==> flow/design.v <==
module flappy_core(
	input clk,
	input resetn,
	input go,
	input stop,
	input jump,
	input [1:0] sw,
	output [7:0] x,
	output [6:0] y,
	output [2:0] colour,
	output [7:0] HEX0,
	output [7:0] HEX1,
	output [7:0] HEX2,
	output [7:0] HEX3,
	output [14:0] LEDR
	);
	 wire [27:0] score;
	 wire [3:0] score_thousands;
	 wire [3:0] score_hundreds;
	 wire [3:0] score_tens;
	 wire [3:0] score_ones;
    wire [1112:0] draw;
    wire [27:0] rate;
	 wire [15:0] counter;
    wire start, move, lose;
    control c(
	.clk(clk),
	.go(go),
	.stop(stop),
   .start(start),
	.resetn(resetn),
	.move(move),
	.lose(lose)
	);
    datapath d(
	.clk(clk),
	.start(start),
	.move(move),
	.jump(jump),
	.rate(rate),
	.resetn(resetn),
	.draw(draw),
	.LEDR(LEDR[14:0]),
	.score(score),
	.lose(lose)
	);
    display d0(
	.floor(draw),
	.clk(clk),
	.resetn(resetn),
	.x(x),
	.y(y),
	.colour(colour),
	.counter(counter)
	);
	difficultySwitch diffSw(
		.sel(sw),
		.rate(rate)
	);
	bcd b0(
		.number(score[13:0]),
		.thousands(score_thousands),
		.hundreds(score_hundreds),
		.tens(score_tens),
		.ones(score_ones)
	);
	hex_display h0(
		.IN(score_ones),
		.OUT(HEX0)
	);
	hex_display h1(
		.IN(score_tens),
		.OUT(HEX1)
	);
	hex_display h2(
		.IN(score_hundreds),
		.OUT(HEX2)
	);
	 hex_display h3(
		.IN(score_thousands),
		.OUT(HEX3)
	);
endmodule
module difficultySwitch(
	input [1:0] sel,
	output reg [27:0] rate
	);
	always @(*) begin
		case(sel)
			2'b00: rate = 28'd150;  
			2'b01: rate = 28'd100;  
			2'b10: rate = 28'd80;   
			2'b11: rate = 28'd1500;  
		endcase
	end
endmodule
module control(
	input clk,
	input go,
	input stop,
	input resetn,
	input lose,
	output reg start,
	output reg move
	);
	reg [5:0] cur, next;
	localparam S_READY = 5'd0,
		  S_READY_WAIT = 5'd1,
		  S_MOVE  = 5'd2,
		  S_STOP  = 5'd3;
	always@(*)
	begin: state_table
		case (cur)
			S_READY: next = go ? S_READY_WAIT : S_READY;
			S_READY_WAIT: next = S_MOVE;
			S_MOVE: next = stop ? S_STOP : (lose ? S_READY : S_MOVE);
			S_STOP: next = S_READY;
			default: next = S_READY;
		endcase
	end
	always @(*)
	begin: enable_signals
		start = 1'b0;
		move = 1'b0;
		case (cur) 
			S_READY: begin 
				start = 1'b1;
			end
			S_MOVE: begin 
				move = 1'b1;
			end
			default: begin
			end
		endcase	
	end
	always@(posedge clk) 
	begin: state_FFs
		if (!resetn)
			cur <= S_READY;
		else 
			cur <= next;
	end
endmodule
module datapath (
    input clk,
    input start,
    input move,
    input jump,
	 input [27:0] rate,	
	input resetn,
	output [14:0] LEDR,
	output reg [27:0] score,
	output reg [1112:0] draw,
	output reg lose
    );
    reg [27:0] count;
	 reg [2:0] count2;
	reg [1112:0] obstacles;
    reg [6:0] height;
	reg [4:0] start_falling;
    reg going_up;
	 parameter gap = 7'b0000000;
	 parameter big_gap = {12{gap}};
    always@(posedge clk) begin
		if (!resetn) begin
			count <= rate;
			count2 <= 2'd3;
        	height <= 7'd40;
			going_up <= 1'b1;
			lose <= 1'b0;
			draw <= 1112'b0;
			obstacles[1105:0] <= {7'd35, big_gap, 7'd40, big_gap, 7'd20, big_gap, 7'd30, big_gap, 7'd45, big_gap, 7'd25, big_gap, 7'd35, big_gap, 7'd10};
			score <= 13'b0;
			start_falling <= 5'b0;
		end
        else if (start) begin
        	count <= rate;
        	height <= 7'd40;
         draw <= 1112'b0;
			obstacles[1105:0] <= {7'd35, big_gap, 7'd40, big_gap, 7'd20, big_gap, 7'd30, big_gap, 7'd45, big_gap, 7'd25, big_gap, 7'd35, big_gap, 7'd10};
			going_up <= 1'b1;
			score <= 13'b0;
			lose <= 1'b0;
			count2 <= 2'd3;
        end
		else begin
            if (count == 28'b0) begin
                count <= rate;
				score = score + 1;
				if (count2 == 1'b0) begin
					draw = draw << 7;
					draw[6:0] = obstacles[1105:1099];
					obstacles[1105:0] = {obstacles[1098:0], obstacles[1105:1099]};
					count2 = 2'd3;
				end else
					count2 = count2 - 1;
				if (height == 7'd0) 
					lose <= 1'b1;
				if (height == 7'd80) 
					lose <= 1'b1;
				if (draw[1105:1099] != 7'b0 && (height < draw[1105:1099] || height > draw[1105:1099] + 7'd24))
					lose <= 1'b1;
				if (jump) begin
					start_falling = 5'b1111;
					going_up = 1'b1;			
					end
				else if (start_falling > 0)
					start_falling = start_falling - 1;
				else 
					going_up = 1'b0;
				if (going_up)
					height = height + 1;
				else
					height = height -1;
				draw[1112:1106] = height;
				end
            else
				count <= count - 1;
        end
    end
    assign LEDR[5:0] = 6'b0;
    assign LEDR[7] = 1'b0;
    assign LEDR[6] = going_up;
    assign LEDR[14:8] = height;
endmodule
module display (
    input [1112:0] floor,
    input clk,
	 input resetn,
    output reg [7:0] x,
    output reg [6:0] y,
    output reg [2:0] colour,
	 output reg [15:0] counter
    );
   reg [7:0] x_init;
   reg [8:0] y_init;
	reg [8:0] runner_count;
	reg [6:0] runner_height;
	reg [1112:0] local_draw;
	reg [7:0] y_pixel;
	reg [7:0] pipe_height;  
	reg [8:0] count;
    always@(posedge clk) begin
		if (!resetn) begin
			x_init <= 8'd2;
			y_init <= 9'd84;		
			counter <= 15'b0;
			local_draw <= floor;
			count <= 8'd0;			
		end
		else begin
			if (counter < 15'd12800) begin
				if (counter < 15'd160) begin
					if (counter < 15'd80) 
						x <= 8'd0;
					else 
						x <= 8'd1;
					runner_count = counter % 80;
					y = y_init - runner_count;
					runner_height = floor[1112:1106];
					if (runner_count == 7'd0)
						colour = 3'b011;
					else if (runner_count < runner_height || runner_count > runner_height + 3)
						colour = 3'b011;
					else 
						colour = 3'b100;
				end 
				else begin
					count = (counter-160) % 320;
					if (count < 80)
						x <= x_init;
					else if (count < 160)
						x <= x_init + 1;
					else if (count < 240)
						x <= x_init + 2;
					else if (count < 320)
						x <= x_init + 3;
					y_pixel = count % 80;
					y <= y_init - y_pixel;
					pipe_height = local_draw[1105:1099];
					if (y_pixel < pipe_height || y_pixel > pipe_height + 7'd24)
						colour = 3'b110;
					else 
						colour = 3'b011;
					if (pipe_height == 7'd0) 
						colour = 3'b011;
					if (count == 15'd319) begin
						x_init <= x_init + 4;
						local_draw <= local_draw << 7;
					end
				end
				counter = counter + 1;
			end
			else begin 
				x_init <= 8'd2;
				y_init <= 9'd84;
				counter <= 15'b0;
				local_draw <= floor;
				count <= 8'd0;
			end
		end
	end
endmodule
module hex_display(IN, OUT);
    input [3:0] IN;
	output reg [7:0] OUT;
	always @(*)
	begin
	case(IN[3:0])
		4'b0000: OUT = 7'b1000000;
		4'b0001: OUT = 7'b1111001;
		4'b0010: OUT = 7'b0100100;
		4'b0011: OUT = 7'b0110000;
		4'b0100: OUT = 7'b0011001;
		4'b0101: OUT = 7'b0010010;
		4'b0110: OUT = 7'b0000010;
		4'b0111: OUT = 7'b1111000;
		4'b1000: OUT = 7'b0000000;
		4'b1001: OUT = 7'b0011000;
		4'b1010: OUT = 7'b0001000;
		4'b1011: OUT = 7'b0000011;
		4'b1100: OUT = 7'b1000110;
		4'b1101: OUT = 7'b0100001;
		4'b1110: OUT = 7'b0000110;
		4'b1111: OUT = 7'b0001110;
		default: OUT = 7'b0111111;
	endcase
	end
endmodule
module bcd(number, thousands, hundreds, tens, ones);
   input  [13:0] number;
   output reg [3:0] thousands;
   output reg [3:0] hundreds;
   output reg [3:0] tens;
   output reg [3:0] ones;
   reg [29:0] shift;
   integer i;
   always @(number)
   begin
      shift[29:14] = 0;
      shift[13:0]  = number;
      for (i=0; i<14; i=i+1) begin
         if (shift[17:14] >= 5)
            shift[17:14] = shift[17:14] + 3;
         if (shift[21:18] >= 5)
            shift[21:18] = shift[21:18] + 3;
         if (shift[25:22] >= 5)
            shift[25:22] = shift[25:22] + 3;
		if (shift[29:26] >= 5)
			shift[29:26] = shift[29:26] + 3;
         shift = shift << 1;
      end
	  thousands = shift[29:26];
      hundreds  = shift[25:22];
      tens      = shift[21:18];
      ones      = shift[17:14];
   end
endmodule
### Tool chain data of flappy_core

Each step is given for the RTL above and for the edited RTL.
"before" refers to lines of the RTL above, "after" to lines of the edited file.
"difference" is "after" less "before", of the values as shown; "relative change" is that difference over "before", in percent.
Operators carry their Yosys type and port widths (W data, S select, Z words).
Library cell names are shortened.
Not given: -

* top: flappy_core
* clock input: clk
* cell library: sky130hd
* timing corner: tt_025C_1v80

### Diff

Unified diff, file above to edited file.
This change comes from a script, not from a designer. The edited design behaves differently; no optimisation was intended.

```diff
@@ -199,5 +199,4 @@
 				if (height == 7'd80) 
 					lose <= 1'b1;
-				if (draw[1105:1099] != 7'b0 && (height < draw[1105:1099] || height > draw[1105:1099] + 7'd24))
 					lose <= 1'b1;
 				if (jump) begin
```

### Word level

Source: Yosys, flattened and elaborated, memories not mapped. Widths are those after wreduce. Registers that Yosys merges into a memory's read port (data or address) are not register bits. Print and check cells do not count.
Yosys's memory passes give these memory sizes; they may raise the number of words (mostly to a power of two), join words into wider ones and drop unused or constant bits.

Operators by class
* reductions and logical operators: before 24, after 17, difference -7, relative change -29.17%
* magnitude comparators: before 60, after 58, difference -2, relative change -3.33%
* div/mod/pow operators: before 3, after 3, difference 0, relative change 0.00%
* bitwise gates (word level): before 3, after 3, difference 0, relative change 0.00%
* muxes and demuxes: before 87, after 80, difference -7, relative change -8.05%
* $add $sub $neg: before 63, after 62, difference -1, relative change -1.59%
* equality and inequality tests: before 10, after 8, difference -2, relative change -20.00%

Operators by type and width
* $mux W1099: before 4, after 0, difference -4, relative change -100.00%
* $mux W1: before 11, after 8, difference -3, relative change -27.27%
* $reduce_and A2 Y1: before 6, after 4, difference -2, relative change -33.33%
* $logic_or A1 B1 Y1: before 3, after 2, difference -1, relative change -33.33%
* $logic_not A7 Y1: before 2, after 1, difference -1, relative change -50.00%
* $add A7 B5 Y7 const B: before 1, after 0, difference -1, relative change -100.00%
* $eq A7 B7 Y1 const B: before 1, after 0, difference -1, relative change -100.00%
* $gt A7 B7 Y1: before 1, after 0, difference -1, relative change -100.00%
* $logic_and A1 B1 Y1: before 1, after 0, difference -1, relative change -100.00%
* $lt A7 B7 Y1: before 1, after 0, difference -1, relative change -100.00%
* $ne A4 B4 Y1 const B: before 1, after 0, difference -1, relative change -100.00%
* $reduce_bool A3 Y1: before 1, after 0, difference -1, relative change -100.00%
* $reduce_bool A7 Y1: before 1, after 0, difference -1, relative change -100.00%

Operator kinds equal on both sides are left out: 61.

Word-level totals
* output and inout port bits: before 65, after 65, difference 0, relative change 0.00%
* register bits: before 3446, after 3446, difference 0, relative change 0.00%
* input port bits: before 7, after 7, difference 0, relative change 0.00%
* elaborated cells: before 272, after 252, difference -20, relative change -7.35%
* memory bits (read-only): before 448, after 448, difference 0, relative change 0.00%
* memories: before 4, after 4, difference 0, relative change 0.00%

Memories
* shape (words x width / read and write ports): before 16x7 r1 w0; 16x7 r1 w0; 16x7 r1 w0; 16x7 r1 w0, after 16x7 r1 w0; 16x7 r1 w0; 16x7 r1 w0; 16x7 r1 w0

### Depth

Depth = most cells in a row (Yosys ltp): at word level without a register or memory, in the mapped netlist without a sequential cell, where the memories' decode and read muxes count.

Logic depth
* depth after elaboration: before 26, after 26, difference 0, relative change 0.00%
* ABC_AREA: before 0, after 0
* gate-level depth with buffers: before 78, after 74, difference -4, relative change -5.13%
* mapped depth without buffers: before 75, after 74, difference -1, relative change -1.33%

### Mapped cells and area

Yosys stat after the flow's synthesis: flattened, memories mapped to cells. It holds for the ABC_AREA given above (unset counts as 0); a run with the other value may have another netlist.

Cell types
* nand2_1: before 7790, after 7317, difference -473, relative change -6.07%
* dfxtp_1: before 2294, after 2050, difference -244, relative change -10.64%
* a21oi_1: before 2251, after 2015, difference -236, relative change -10.48%
* clkbuf_1: before 991, after 924, difference -67, relative change -6.76%
* xnor2_1: before 84, after 62, difference -22, relative change -26.19%
* buf_1: before 25, after 5, difference -20, relative change -80.00%
* nand3_1: before 79, after 62, difference -17, relative change -21.52%
* nor2_1: before 166, after 150, difference -16, relative change -9.64%
* o21ai_0: before 48, after 62, difference +14, relative change +29.17%
* ha_1: before 135, after 123, difference -12, relative change -8.89%
* mux2i_1: before 46, after 35, difference -11, relative change -23.91%
* mux2_2: before 10, after 21, difference +11, relative change +110.00%
* nand2b_1: before 36, after 43, difference +7, relative change +19.44%
* nor4_1: before 16, after 23, difference +7, relative change +43.75%
* o22ai_1: before 12, after 19, difference +7, relative change +58.33%
* o21bai_1: before 8, after 1, difference -7, relative change -87.50%
* nor2b_1: before 26, after 20, difference -6, relative change -23.08%
* or3_1: before 22, after 16, difference -6, relative change -27.27%

Cell types equal on both sides are left out: 18.
Not every row of either side is listed.

Synthesis totals
* flip-flops: before 3418, after 3174, difference -244, relative change -7.14%
* buffers: before 1049, after 965, difference -84, relative change -8.01%
* standard cells after synthesis: before 15754, after 14649, difference -1105, relative change -7.01%
* chip area (Yosys) (mm²): before 0.1335831, after 0.1247384, difference -0.0088447, relative change -6.62%
* area of sequential cells (mm²): before 0.0796764, after 0.0747917, difference -0.0048847, relative change -6.13%

The figures by module come from a second, unflattened synthesis with its own total; it is not the netlist above.

Second synthesis, totals
* cell total of the unflattened synthesis: before 16030, after 15163, difference -867, relative change -5.41%
* area (unflattened synthesis) (mm²): before 0.1354912, after 0.128557, difference -0.0069342, relative change -5.12%

Each row is one instance without its submodules.

By module, before
* datapath: sequential area 0.0456838 mm², area 0.0791822 mm², cells 10090, instances 1
* display: sequential area 0.0341928 mm², area 0.0509213 mm², cells 5207, instances 1
* bcd: sequential area 0 mm², area 0.0038762 mm², cells 540, instances 1
* hex_display: sequential area 0 mm², area 0.000279 mm², cells 37, instances 4
* difficultySwitch: sequential area 0 mm², area 0.000259 mm², cells 34, instances 1
* control: sequential area 0.0000801 mm², area 0.0001364 mm², cells 11, instances 1
* flappy_core: sequential area 0 mm², area 0 mm², cells 0, instances 1

By module, after
* datapath: sequential area 0.0407991 mm², area 0.0722593 mm², cells 9217, instances 1
* display: sequential area 0.0341928 mm², area 0.0509101 mm², cells 5213, instances 1
* bcd: sequential area 0 mm², area 0.0038762 mm², cells 540, instances 1
* hex_display: sequential area 0 mm², area 0.000279 mm², cells 37, instances 4
* difficultySwitch: sequential area 0 mm², area 0.000259 mm², cells 34, instances 1
* control: sequential area 0.0000801 mm², area 0.0001364 mm², cells 11, instances 1
* flappy_core: sequential area 0 mm², area 0 mm², cells 0, instances 1

### Timing after synthesis

Source: OpenSTA report_checks on the synthesized netlist (no wires, ideal clock, input and output delay 20% of the period each), path of least setup slack; recovery checks are left aside. Register names are those of the netlist, which keeps one name where synthesis merged equal registers.

Timing post-synthesis
* path type: before reg-to-reg, after reg-to-reg
* start: before register d0.counter[5], after register d0.counter[5]
* end: before register d0.local_draw[0], after register d0.local_draw[0]
* library setup time (ns): before 1.687, after 1.692, difference +0.005
* path slack (ns): before -12.287, after -12.734, difference -0.447
* clock period (ns): before 20.0, after 20.0, difference 0.0, relative change 0.00%
* delay of the path (ns): before 32.287, after 32.734, difference +0.447, relative change +1.38%
* stages on the path: before 19, after 20, difference +1, relative change +5.26%
* required time (ns): before 18.313, after 18.308, difference -0.005, relative change -0.03%
* time at the first pin (ns): before 0.000, after 0.000, difference 0.000
* arrival time (ns): before 30.600, after 31.042, difference +0.442, relative change +1.44%
* synthesis period reached (ns): before 32.287, after 32.734, difference +0.447, relative change +1.38%

"delay of the path" is the arrival time less input delay plus setup time.
"stages on the path" counts driving pins, that of a launching flip-flop among them; a cell with two outputs on the path counts twice.
"synthesis period reached" is the clock period less the worst setup slack; recovery checks do not enter. This is arithmetic on one report: input and output delays are still those of the set period (20% each).
Between the ends stands the longest chain of elaborated cells between them, by number of cells; it is not shown to be the way that was timed. Of several equally long chains one is given.
Each line given opens the expression or statement behind the cell; cells for indexed reads and writes are added by Yosys, which also makes memories of some case tables.
At most two assigning lines are given for a register; there are more.
before: Only ways into the end's enable, where the timed path ends, are counted here.

Between the ends, post-synthesis, before:
* cell sequence: dfxtp_1 > clkbuf_1 > inv_1 > ha_1 > and2b_1 > nor2_1 > and2_1 > buf_2 > nor3_1 > nor3_1 > o31ai_4 > o211ai_1 > and3_1 > buf_2 > or4b_2 > a21oi_1 > a311o_1 > o2111a_1 > nand2b_1
* length of the longest elaborated chain: 5

RTL lines, path post-synthesis, before
* from (decl): line 233 `output reg [15:0] counter`
* from (assign): line 247 `counter <= 15'b0;`
* from (assign): line 292 `counter = counter + 1;`
* $sub A16 B8 Y17: line 269 `count = (counter-160) % 320;`
* $mod A32 B9 Y32: line 269
* $eq A9 B9 Y1: line 287 `if (count == 15'd319) begin`
* $ne A3 B3 Y1
* $reduce_and A2 Y1
* to (assign): line 289 `local_draw <= local_draw << 7;`
* to (assign): line 298 `local_draw <= floor;`
* to (decl): line 239 `reg [1112:0] local_draw;`

after: Only ways into the end's enable, where the timed path ends, are counted here.

Between the ends, post-synthesis, after:
* cell sequence: dfxtp_1 > inv_1 > clkbuf_1 > ha_1 > nor2b_1 > nor4b_1 > o21ai_0 > a311oi_2 > nand4_1 > and3_1 > buf_6 > a21oi_1 > nor2_4 > o32a_1 > o32ai_1 > nor2_1 > nor2_1 > a21oi_1 > nor4_1 > nand2b_1
* length of the longest elaborated chain: 5

RTL lines, path post-synthesis, after
* from (decl): line 232 `output reg [15:0] counter`
* from (assign): line 246 `counter <= 15'b0;`
* from (assign): line 291 `counter = counter + 1;`
* $sub A16 B8 Y17: line 268 `count = (counter-160) % 320;`
* $mod A32 B9 Y32: line 268
* $eq A9 B9 Y1: line 286 `if (count == 15'd319) begin`
* $ne A3 B3 Y1
* $reduce_and A2 Y1
* to (assign): line 288 `local_draw <= local_draw << 7;`
* to (assign): line 297 `local_draw <= floor;`
* to (decl): line 238 `reg [1112:0] local_draw;`

### Timing after layout

Path of least setup slack in the final report of each run of pair 1 (OpenROAD, finished layout, wires in). Where an end is a register, its clock arrival counts in the times.

Timing post-layout
* path type: before reg-to-output, after reg-to-output
* start: before register (no name shown), after register (no name shown)
* end: before output HEX3[0], after output HEX1[3]
* required time (ns): before 15.28, after 15.28, difference 0.00, relative change 0.00%
* path slack (ns): before 1.13, after 1.07, difference -0.06
* arrival time (ns): before 14.15, after 14.21, difference +0.06, relative change +0.42%
* clock period (ns): before 19.1, after 19.1, difference 0.0, relative change 0.00%
* time at the first pin (ns): before 0.87, after 0.83, difference -0.04, relative change -4.60%
* stages on the path: before 71, after 73, difference +2, relative change +2.82%

Between the ends stands the longest chain of elaborated cells between them, by number of cells; it is not shown to be the way that was timed. Of several equally long chains one is given.
A memory read counts as a cell of the chain, while the word-level depth stops at memories.

Between the ends, post-layout, before:
* cell sequence: dfxtp_4 > inv_2 > ha_1 > inv_1 > ha_1 > a21oi_2 > xnor2_1 > inv_1 > ha_1 > and2b_2 > o21ai_0 > a21oi_2 > xnor2_2 > ha_1 > nor2b_1 > buf_4 > o21ai_0 > a21oi_1 > (+35 left out) > xnor2_2 > ha_1 > nand2b_1 > or4b_1 > a21o_1 > nand3_1 > xnor2_1 > inv_1 > ha_1 > nor2b_1 > nand2b_1 > mux2_4 > buf_4 > inv_1 > ha_1 > nor3_1 > a221oi_1 > clkdlybuf4s50_1
* length of the longest elaborated chain: 25

RTL lines, path post-layout, before
* from (decl): line 152
* from (assign): line 173
* from (assign): line 189
* $add A4 B2 Y4: line 344 `shift[17:14] = shift[17:14] + 3;`
* $mux W4: line 343 `if (shift[17:14] >= 5)`
* $ge A4 B3 Y1: line 343
* $mux W4: line 343
* $ge A4 B3 Y1: line 343
* $mux W4: line 343
* $ge A4 B3 Y1: line 343
* (+11 left out)
* $add A4 B2 Y4: line 344
* $mux W4: line 343
* $add A4 B2 Y4: line 346 `shift[21:18] = shift[21:18] + 3;`
* $mux W4: line 345 `if (shift[21:18] >= 5)`
* $add A4 B2 Y4: line 348 `shift[25:22] = shift[25:22] + 3;`
* $mux W4: line 347 `if (shift[25:22] >= 5)`
* $mem_v2 Z16 W7: line 309 `case(IN[3:0])`
* to (decl): line 14 `output [7:0] HEX3,`

Between the ends, post-layout, after:
* cell sequence: dfxtp_2 > inv_1 > ha_1 > inv_1 > ha_4 > a21oi_4 > xnor2_4 > inv_1 > ha_1 > nand2b_2 > o211ai_4 > nand3_1 > nand2_1 > ha_2 > nor2b_4 > nor2_2 > o21ai_0 > a31o_2 > (+37 left out) > a21o_1 > and2_1 > ha_1 > nor2_1 > nor3b_1 > or3_4 > xnor2_4 > inv_1 > ha_1 > nand2b_1 > o311ai_0 > o311a_1 > xor2_2 > inv_1 > ha_1 > or2_2 > o2111a_1 > clkdlybuf4s50_1
* length of the longest elaborated chain: 25

RTL lines, path post-layout, after
* from (decl): line 152
* from (assign): line 173
* from (assign): line 189
* $add A4 B2 Y4: line 343 `shift[17:14] = shift[17:14] + 3;`
* $mux W4: line 342 `if (shift[17:14] >= 5)`
* $ge A4 B3 Y1: line 342
* $mux W4: line 342
* $ge A4 B3 Y1: line 342
* $mux W4: line 342
* $ge A4 B3 Y1: line 342
* (+11 left out)
* $ge A4 B3 Y1: line 342
* $mux W4: line 342
* $ge A4 B3 Y1: line 342
* $mux W4: line 342
* $add A4 B2 Y4: line 343
* $mux W4: line 342
* $mem_v2 Z16 W7: line 308 `case(IN[3:0])`
* to (decl): line 12 `output [7:0] HEX1,`

### Layout results

Both versions went through the flow (Yosys, OpenROAD) with the same settings in each pair. Constraints: input delay and output delay 20% of the set period each, output load 0.01 pF.

Flow settings, pair 1:
* CORE_UTILIZATION: 45
* PLACE_DENSITY: 0.6
* period_ns: 19.1
* CAP_MARGIN: 20
* CORE_MARGIN: 2
* SLEW_MARGIN: 20

Measured results, pair 1
* worst hold slack in the final report (ns): before 0.403, after 0.423, difference +0.020
* final design utilization: before 0.506, after 0.503, difference -0.003
* post-synthesis cell area (mm²): before 0.1335831, after 0.1247384, difference -0.0088447, relative change -6.62%
* die area (mm²): before 0.301225, after 0.281425, difference -0.019800, relative change -6.57%
* sum of negative setup slack (ns): before 0.000, after 0.000, difference 0.000
* setup slack of the worst path (ns): before 1.129, after 1.069, difference -0.060
* area of the standard cells in the finished layout (mm²): before 0.149669, after 0.138712, difference -0.010957, relative change -7.32%
